==> flow/design.v <==
module oppo (
    input [31:0] in,
    input        cin,
    output [31:0] in_abs
);
    assign in_abs = ({32{cin}} ^ in) + $unsigned(cin);
endmodule
module lzd_4 (
    input [3:0] in,
    output [1:0] out,
    output       zero
);
    assign zero = ~(|in); 
    assign out[0] = (in[2] | ~in[1]) & ~in[3];
    assign out[1] = ~(in[3] | in[2]);
endmodule
module lzd_16 (
    input [15:0] in,
    output [3:0] out,
    output       zero
);
    wire [3:0] z;
    wire [1:0] out_2 [3:0];
    lzd_4 lzd_4_0(in[15:12], out_2[0], z[0]);
    lzd_4 lzd_4_1(in[11: 8], out_2[1], z[1]);
    lzd_4 lzd_4_2(in[ 7: 4], out_2[2], z[2]);
    lzd_4 lzd_4_3(in[ 3: 0], out_2[3], z[3]);
    assign out[2] = z[0] & (~z[1] | z[2] & ~z[3]);
    assign out[3] = z[0] & z[1] & (~z[2] | ~z[3]);
    assign out[1:0] = {2{~out[3] & ~out[2]}} & out_2[0]
                    | {2{~out[3] &  out[2]}} & out_2[1]
                    | {2{ out[3] & ~out[2]}} & out_2[2]
                    | {2{ out[3] &  out[2]}} & out_2[3];
    assign zero = &z;
endmodule
module lzd_32 (
    input [31:0] in,
    output [4:0] out,
    output       zero
);
    wire [1:0] z;
    wire [3:0] out_3_0 [1:0];
    lzd_16 lzd_16_0(in[31:16], out_3_0[0], z[0]);
    lzd_16 lzd_16_1(in[15: 0], out_3_0[1], z[1]);
    assign out[4] = z[0];
    assign out[3:0] = {4{~z[0]}} & out_3_0[0] |
                      {4{ z[0]}} & out_3_0[1];
    assign zero = z[0] & z[1];
endmodule
module divider (
    input div_clk,
    input resetn,
    input div,
    input div_signed,
    input [31:0] x,
    input [31:0] y,
    output [31:0] s,
    output [31:0] r,
    output complete
);
    (*MAX_FANOUT = 50*) reg [64:0] rem;
    reg [31:0] quot;
    reg [31:0] quotM;
    reg [32:0] divisor;
    reg [ 5:0] cout;
    (*MAX_FANOUT = 50*) reg [ 4:0] current_state;
    reg [ 4:0] next_state;
    reg [31:0] x_abs_reg;
    reg [31:0] y_abs_reg;
    wire [31:0] s_abs;
    wire [31:0] r_abs;
    wire s_sign;
    wire r_sign;
    wire [31:0] x_abs;
    wire [31:0] y_abs;
    oppo oppo1(x, x[31] & div_signed, x_abs);
    oppo oppo2(y, y[31] & div_signed, y_abs);
    assign s_sign = x[31] ^ y[31];
    assign r_sign = x[31];
    always @(posedge div_clk) begin
        if (~resetn) begin
            x_abs_reg <= 0;
            y_abs_reg <= 0;
        end
        else if (current_state[0] & div)
            x_abs_reg <= x_abs;
            y_abs_reg <= y_abs;
    end
    wire [31:0] lzd_in;
    wire [ 4:0] lzd_out;
    wire [ 5:0] shft_amt;
    wire long_shft;
    wire short_shft;
    wire [ 5:0] lzd_shamt;
    wire [ 5:0] min_shamt;
    wire quot_one;
    wire [32:0] result;  
    wire zero;
    wire [64:0] shft_src;
    wire [64:0] shft_out;
    wire [32:0] add_A;
    wire [32:0] add_B;
    wire cin;
    wire [32:0] add_out;
    wire final_shift;
    reg  [5:0] first_shft;
    always @(posedge div_clk) begin
        if (~resetn)
            first_shft <= 6'b0;
        else if (current_state[1])
            first_shft <= shft_amt;
    end
    assign final_shift = cout <= lzd_shamt;
    assign shft_src = (current_state[1]) ? {33'b0, x_abs_reg}
                                         : rem;
    assign shft_out = shft_src << shft_amt;
    assign long_shft = ~(rem[64] ^ rem[63]);
    assign short_shft = rem[64] ^ rem[63];
    assign quot_one = shft_out[64] ^ shft_out[63];
    assign lzd_shamt = {zero, {5{~zero}} & lzd_out};
    assign min_shamt  = (~final_shift) ? lzd_shamt : cout;
    assign shft_amt = {6{short_shft}} & 6'b1
                    | {6{long_shft }} & min_shamt;
    assign lzd_in = (current_state[1]) ? y_abs_reg : rem[63:32] ^ {32{rem[64]}};
    assign add_A = shft_out[64:32];
    assign add_B = {33{~rem[64]}} ^ divisor;
    assign cin   = ~rem[64];
    assign add_out = add_A + add_B + $unsigned(cin);
    assign result = (quot_one) ? add_out
                               : shft_out[64:32];
    lzd_32 lzd(lzd_in, lzd_out, zero);
    always @(posedge div_clk) begin
        if (~resetn)
            divisor <= 33'b0;
        else if (current_state[1])
            divisor <= {1'b0, y_abs_reg << lzd_out};
    end
    always @(posedge div_clk) begin
        if (~resetn)
            rem <= 65'b0;
        else if (current_state[1])
            rem <= shft_out;
        else if (current_state[2])
            rem <= {result, rem[30:0], 1'b0};
    end
    wire [31:0] shft_quot = quot << shft_amt[4:0];
    wire [31:0] shft_quotM = ~(~quotM << shft_amt[4:0]);
    always @(posedge div_clk) begin
        if (~resetn | current_state[0]) begin
            quot  <= 32'b0;
            quotM <= 32'b0;
        end
        else if (current_state[2]) begin
            if (~shft_out[64] | shft_out[64] & shft_out[63]) 
                quot <= {shft_quot[31:1], ~shft_out[64] & shft_out[63]};
            else 
                quot <= {shft_quotM[31:1], 1'b1};
            if (~shft_out[64] & shft_out[63])
                quotM <= {shft_quot[31:1], 1'b0};
            else
                quotM <= {shft_quotM[31:1], ~(shft_out[64] & ~shft_out[63])};
        end
    end
    always @(posedge div_clk) begin
        if (~resetn | current_state[0])
            cout <= 6'b100000;
        else if (current_state[2])
            cout <= cout - shft_amt;
    end
    localparam IDLE = 5'b00001,
               INIT = 5'b00010,
               QUOT = 5'b00100,
               FIX  = 5'b01000,
               DONE = 5'b10000;
    always @(posedge div_clk) begin
        if (~resetn)
            current_state <= IDLE;
        else
            current_state <= next_state;
    end
    always @(*) begin
        case (current_state)
            IDLE: begin
                if (~resetn) 
                    next_state = IDLE;
                else if (div)
                    next_state = INIT;
                else
                    next_state = IDLE;
            end
            INIT: next_state = QUOT;
            QUOT: begin
                if (final_shift)
                    next_state = FIX;
                else 
                    next_state = QUOT;
            end
            FIX  :next_state = DONE;
            DONE: next_state = IDLE;
            default: next_state = IDLE;
        endcase
    end
    reg [31:0] s_abs_reg;
    reg [31:0] r_abs_reg;
    assign s_abs = (rem[64]) ? quotM : quot;
    assign r_abs = ((rem[64]) ? rem[63:32] + divisor[31:0] : rem[63:32]) >> first_shft;
    always @(posedge div_clk) begin
        if (~resetn) begin
            s_abs_reg <= 0;
            r_abs_reg <= 0;
        end
        else if (current_state[3])
            s_abs_reg <= s_abs;
            r_abs_reg <= r_abs;
    end
    oppo oppo3(s_abs_reg, s_sign & div_signed, s);
    oppo oppo4(r_abs_reg, r_sign & div_signed, r);
    assign complete = current_state[4];
endmodule
# == Tool chain data of divider ==
# Tool output for the design above, in the order of the flow.
# Line numbers count from 1 in the design file above.
# A cell with - has no value.
# design
top,divider
clk_port,div_clk
library,sky130hd
corner,tt_025C_1v80

# == Elaborated design ==
# Counts by Yosys on the flattened word-level netlist (proc, flatten, opt, wreduce; memories kept). Register bits leave out memories and registers merged into their read ports (data or address). Print and check cells are left out. Cells with the same type and inputs are merged into one.
# word_totals
reg_bits,306
in_bits,68
elab_cells,182
# op_classes
addsub,8
cmp,1
n_eq,4
shift,5
n_mux,13
n_logic,129
reduce_logical,11
# ops
cell,count
65-bit two-way mux,3
32-bit XOR,5
32-bit two-way mux,5
32-bit by 1-bit adder with 32-bit output,4
32-bit by 5-bit << shifter with 32-bit output,3
65-bit by 6-bit << shifter with 65-bit output,1
32-bit inverter,2
1-bit inverter,44
33-bit by 1-bit adder with 33-bit output,1
33-bit by 32-bit XOR with 33-bit output,1
33-bit adder,1
33-bit two-way mux,1
1-bit AND,32
32-bit adder,1
32-bit by 6-bit >> shifter with 32-bit output,1
4-bit OR reduction,8
1-bit OR,22
5-bit parallel mux with 4-bit select,1
2-bit AND,8
2-bit OR,6
4-bit AND,2
4-bit AND reduction,2
1-bit by 6-bit OR with 6-bit output,1
6-bit subtractor,1
6-bit less-or-equal comparator,1
6-bit AND,1
6-bit two-way mux,1
5-bit by 1-bit equality test with 1-bit output (second input constant),1
# Not listed: further kinds 9, cells in them 11.

# == Longest topological paths ==
# Depth = most cells in a row (Yosys ltp): at word level without a register or memory, in the mapped netlist without a sequential cell, where the memories' decode and read muxes count.
# logic_depth
word_depth,26
abc_area,0
mapped_depth,51
mapped_depth_nobuf,41

# == Synthesis result ==
# The flow's flattened synthesis, as Yosys stat reports it; memories are mapped. The netlist is that of the ABC_AREA named above (0 if unset); the other value can give another one.
# The area totals of this step are shown rounded.
# types
cell_type,count
sky130_fd_sc_hd__dfxtp_1,306
sky130_fd_sc_hd__mux2i_1,501
sky130_fd_sc_hd__nor2_1,560
sky130_fd_sc_hd__xnor2_1,223
sky130_fd_sc_hd__nand2_1,503
sky130_fd_sc_hd__a21oi_1,360
sky130_fd_sc_hd__o21ai_0,256
sky130_fd_sc_hd__a211oi_1,146
sky130_fd_sc_hd__ha_1,83
sky130_fd_sc_hd__clkbuf_1,215
sky130_fd_sc_hd__mux2_2,60
sky130_fd_sc_hd__nand3_1,122
sky130_fd_sc_hd__nor3_1,113
sky130_fd_sc_hd__a31oi_1,63
sky130_fd_sc_hd__xor2_1,45
sky130_fd_sc_hd__nand2b_1,62
sky130_fd_sc_hd__o211ai_1,46
sky130_fd_sc_hd__buf_1,78
# Other cell types: 84; their cells: 738.
# synth_totals
mapped_cells,4480
area_um2,32180
ffs,306
buffers,349
# By module: a second synthesis without flattening, with its own total; a netlist apart from the flattened one above.
# unflattened
hier_cells,4633
hier_area_um2,34060
# Each row is one instance without its submodules.
# by_module
mod,n_inst,n_cells,mod_area_um2,seq_area_um2
divider,1,3681,27280,6126
oppo,4,218,1569,0.0
lzd_16,2,21,121.4,0.0
lzd_4,8,4,25.0,0.0
lzd_32,1,6,60.1,0.0

# == Path before layout ==
# Path of least setup slack by OpenSTA after synthesis, without wires, with an ideal clock, recovery checks aside; 20% of the period is set as input and as output delay. Where synthesis merged equal registers, the netlist keeps one of their names.
# synth_path
path_kind,reg2reg
start,register rem[58]
end,register rem[64]
clock_period_ps,10000
arrival_time_ps,10772
required_ps,9941
path_slack_ps,-831
path_delay_ps,10831
stages,49
path_buffers,12
synth_period_reached_ps,10831
# "path_delay_ps" is the arrival time less input delay plus setup time.
# "stages" counts driving pins, that of a launching flip-flop among them; a cell with two outputs on the path counts twice.
# "synth_period_reached_ps" = period - worst setup slack (recovery checks aside). The figure is calculated, with input and output delays left at 20% of the set period.
# The rows between start and end are the longest chain of elaborated cells between them; the timing report does not say that the signal goes this way. Where chains are equally long, one stands for them.
# A line is the first line of the expression or statement that the cell stems from. Yosys adds cells for indexed reads and writes and turns some case tables into memories.
# At most two assigning lines are given for a register; there are more.
# synth_via
path_cell_list,sky130_fd_sc_hd__dfxtp_1 -> sky130_fd_sc_hd__buf_2 -> sky130_fd_sc_hd__or4_1 -> sky130_fd_sc_hd__and3_1 -> sky130_fd_sc_hd__or4_1 -> sky130_fd_sc_hd__buf_2 -> sky130_fd_sc_hd__nor3_2 -> sky130_fd_sc_hd__nor2_1 -> sky130_fd_sc_hd__a21oi_1 -> sky130_fd_sc_hd__clkbuf_1 -> sky130_fd_sc_hd__clkbuf_1 -> sky130_fd_sc_hd__and2_1 -> sky130_fd_sc_hd__ha_1 -> sky130_fd_sc_hd__nor2b_1 -> sky130_fd_sc_hd__o21bai_1 -> sky130_fd_sc_hd__a31o_2 -> sky130_fd_sc_hd__clkbuf_1 -> sky130_fd_sc_hd__nor3_1 -> (+13 left out) -> sky130_fd_sc_hd__ha_1 -> sky130_fd_sc_hd__a21o_1 -> sky130_fd_sc_hd__a21oi_1 -> sky130_fd_sc_hd__o21bai_1 -> sky130_fd_sc_hd__a211oi_1 -> sky130_fd_sc_hd__nor3_1 -> sky130_fd_sc_hd__o41ai_1 -> sky130_fd_sc_hd__a31oi_1 -> sky130_fd_sc_hd__a41o_1 -> sky130_fd_sc_hd__o41a_1 -> sky130_fd_sc_hd__and3_1 -> sky130_fd_sc_hd__o31ai_1 -> sky130_fd_sc_hd__o211ai_2 -> sky130_fd_sc_hd__a41oi_1 -> sky130_fd_sc_hd__nor3_2 -> sky130_fd_sc_hd__or3_1 -> sky130_fd_sc_hd__a211oi_1 -> sky130_fd_sc_hd__o31a_1
elab_chain_cells,25
cone_cells,45
# synth_lines
item,line,rtl
start: declaration,61,(*MAX_FANOUT = 50*) reg [64:0] rem;
start: assignment,142,rem <= shft_out;
start: assignment,144,"rem <= {result, rem[30:0], 1'b0};"
32-bit XOR,124,assign lzd_in = (current_state[1]) ? y_abs_reg : rem[63:32] ^ {32{rem[64]}};
32-bit two-way mux,124,
4-bit OR reduction,13,assign zero = ~(|in);
1-bit inverter,13,
1-bit AND x2,29,assign out[3] = z[0] & z[1] & (~z[2] | ~z[3]);
1-bit inverter,30,assign out[1:0] = {2{~out[3] & ~out[2]}} & out_2[0]
1-bit AND,30,
(+10 left out),-,
1-bit by 6-bit OR with 6-bit output,122,assign shft_amt = {6{short_shft}} & 6'b1
65-bit by 6-bit << shifter with 65-bit output,116,assign shft_out = shft_src << shft_amt;
33-bit adder,128,assign add_out = add_A + add_B + $unsigned(cin);
33-bit by 1-bit adder with 33-bit output,128,
33-bit two-way mux,129,assign result = (quot_one) ? add_out
65-bit two-way mux,143,else if (current_state[2])
65-bit two-way mux,141,else if (current_state[1])
end: assignment,142,
end: assignment,144,
end: declaration,61,

# == Timing after layout ==
# Path of least setup slack in the final report of run A (OpenROAD, finished layout, wires in). Where an end is a register, its clock arrival counts in the times.
# The path's times are printed in steps of 10 ps; the period is the one set.
# layout_path
path_kind,reg2reg
start,register current_state[1]
end,register rem[64]
clock_period_ps,10400
arrival_time_ps,9630
required_ps,10910
path_slack_ps,1290
stages,39
path_buffers,4
# The rows between start and end are the longest chain of elaborated cells between them; the timing report does not say that the signal goes this way. Where chains are equally long, one stands for them.
# At most two assigning lines are given for a register; there are more.
# layout_via
path_cell_list,sky130_fd_sc_hd__dfxtp_4 -> sky130_fd_sc_hd__buf_12 -> sky130_fd_sc_hd__nor3b_1 -> sky130_fd_sc_hd__or3b_2 -> sky130_fd_sc_hd__and2_2 -> sky130_fd_sc_hd__a31oi_1 -> sky130_fd_sc_hd__o311a_4 -> sky130_fd_sc_hd__nor2_4 -> sky130_fd_sc_hd__nand2_1 -> sky130_fd_sc_hd__ha_4 -> sky130_fd_sc_hd__nor2b_4 -> sky130_fd_sc_hd__o21bai_4 -> sky130_fd_sc_hd__a31o_4 -> sky130_fd_sc_hd__buf_8 -> sky130_fd_sc_hd__buf_4 -> sky130_fd_sc_hd__nand2_1 -> sky130_fd_sc_hd__o31ai_1 -> sky130_fd_sc_hd__nand2_1 -> (+3 left out) -> sky130_fd_sc_hd__ha_4 -> sky130_fd_sc_hd__a21o_1 -> sky130_fd_sc_hd__a21oi_2 -> sky130_fd_sc_hd__o21bai_1 -> sky130_fd_sc_hd__a211oi_2 -> sky130_fd_sc_hd__nor3_2 -> sky130_fd_sc_hd__o41ai_2 -> sky130_fd_sc_hd__a31oi_1 -> sky130_fd_sc_hd__a41o_1 -> sky130_fd_sc_hd__o41a_1 -> sky130_fd_sc_hd__and3_4 -> sky130_fd_sc_hd__o31ai_4 -> sky130_fd_sc_hd__o211ai_2 -> sky130_fd_sc_hd__a41oi_2 -> sky130_fd_sc_hd__nor3_2 -> sky130_fd_sc_hd__or3_1 -> sky130_fd_sc_hd__a211oi_2 -> sky130_fd_sc_hd__o31a_1
elab_chain_cells,25
cone_cells,125
# layout_lines
item,line,rtl
start: declaration,66,(*MAX_FANOUT = 50*) reg [ 4:0] current_state;
start: assignment,177,current_state <= IDLE;
start: assignment,179,current_state <= next_state;
32-bit two-way mux,124,assign lzd_in = (current_state[1]) ? y_abs_reg : rem[63:32] ^ {32{rem[64]}};
4-bit OR reduction,13,assign zero = ~(|in);
1-bit inverter,13,
1-bit AND,28,assign out[2] = z[0] & (~z[1] | z[2] & ~z[3]);
1-bit OR,28,
1-bit AND,28,
1-bit inverter,30,assign out[1:0] = {2{~out[3] & ~out[2]}} & out_2[0]
(+11 left out),-,
1-bit by 6-bit OR with 6-bit output,122,assign shft_amt = {6{short_shft}} & 6'b1
65-bit by 6-bit << shifter with 65-bit output,116,assign shft_out = shft_src << shft_amt;
33-bit adder,128,assign add_out = add_A + add_B + $unsigned(cin);
33-bit by 1-bit adder with 33-bit output,128,
33-bit two-way mux,129,assign result = (quot_one) ? add_out
65-bit two-way mux,143,else if (current_state[2])
65-bit two-way mux,141,else if (current_state[1])
end: assignment,142,rem <= shft_out;
end: assignment,144,"rem <= {result, rem[30:0], 1'b0};"
end: declaration,61,(*MAX_FANOUT = 50*) reg [64:0] rem;

# Below are 3 stored runs of the flow (Yosys, OpenROAD; platform sky130hd) on divider, each with its settings and what was measured, unordered. Constraints: input delay and output delay 20% of the set period each, output load 0.01 pF.
# "timing.achieved_period_ps" means the clock period less the worst setup slack. The figure is calculated, with input and output delays left at 20% of the set period.
# By "worst_path_time_ps" is meant the share of the clock period that the worst setup path is allowed (20% is reserved at inputs, 20% at outputs), minus its slack. Clock arrival times at its registers enter into it.
# "fin_power_mw": no workload was simulated; the value follows from the tool's default switching activity.
# "worst_path_time_ps" is known to 10 ps.
# Values from the reports are rounded here.
# Among the settings, -- means not set for that run.
# Results: -- = not shown.
run,CORE_MARGIN,CORE_UTILIZATION,GPL_ROUTABILITY_DRIVEN,PLACE_DENSITY,SETUP_SLACK_MARGIN,TNS_END_PERCENT,period_ns,CAP_MARGIN,SLEW_MARGIN,ABC_AREA,CELL_PAD_IN_SITES_DETAIL_PLACEMENT,CORE_ASPECT_RATIO,CTS_CLUSTER_DIAMETER,CTS_CLUSTER_SIZE,GPL_TIMING_DRIVEN,MIN_ROUTING_LAYER,HOLD_SLACK_MARGIN,MAX_ROUTING_LAYER,final_die_area_um2,holdWs_ps,final_setup_ws_ps,yosys.chip_area_um2,post_route_util_frac,timing.achieved_period_ps,fin_power_mw,worst_path_time_ps,critical_path_type,total_negative_slack_ps,cell_area_final_um2
run A,6,61,1,0.7,1.63,70,10.4,20,20,--,--,--,--,--,--,--,--,--,58420,453,1286,32180,0.719,9114,15.28,9110,reg2reg,0,37160
run B,2,40,0,--,--,25,10.0,25,10,0,2,0.6,344,92,0,met2,--,--,--,--,--,--,--,--,--,--,--,--,--
run C,2,63,0,0.78,-0.89,20,15.0,20,20,--,1,--,281,--,0,--,0.18,met4,--,--,--,--,--,--,--,--,--,--,--
# Run B: unfinished; error GRT-0116 in routing
# Run C: unfinished; error DPL-0033 in placement
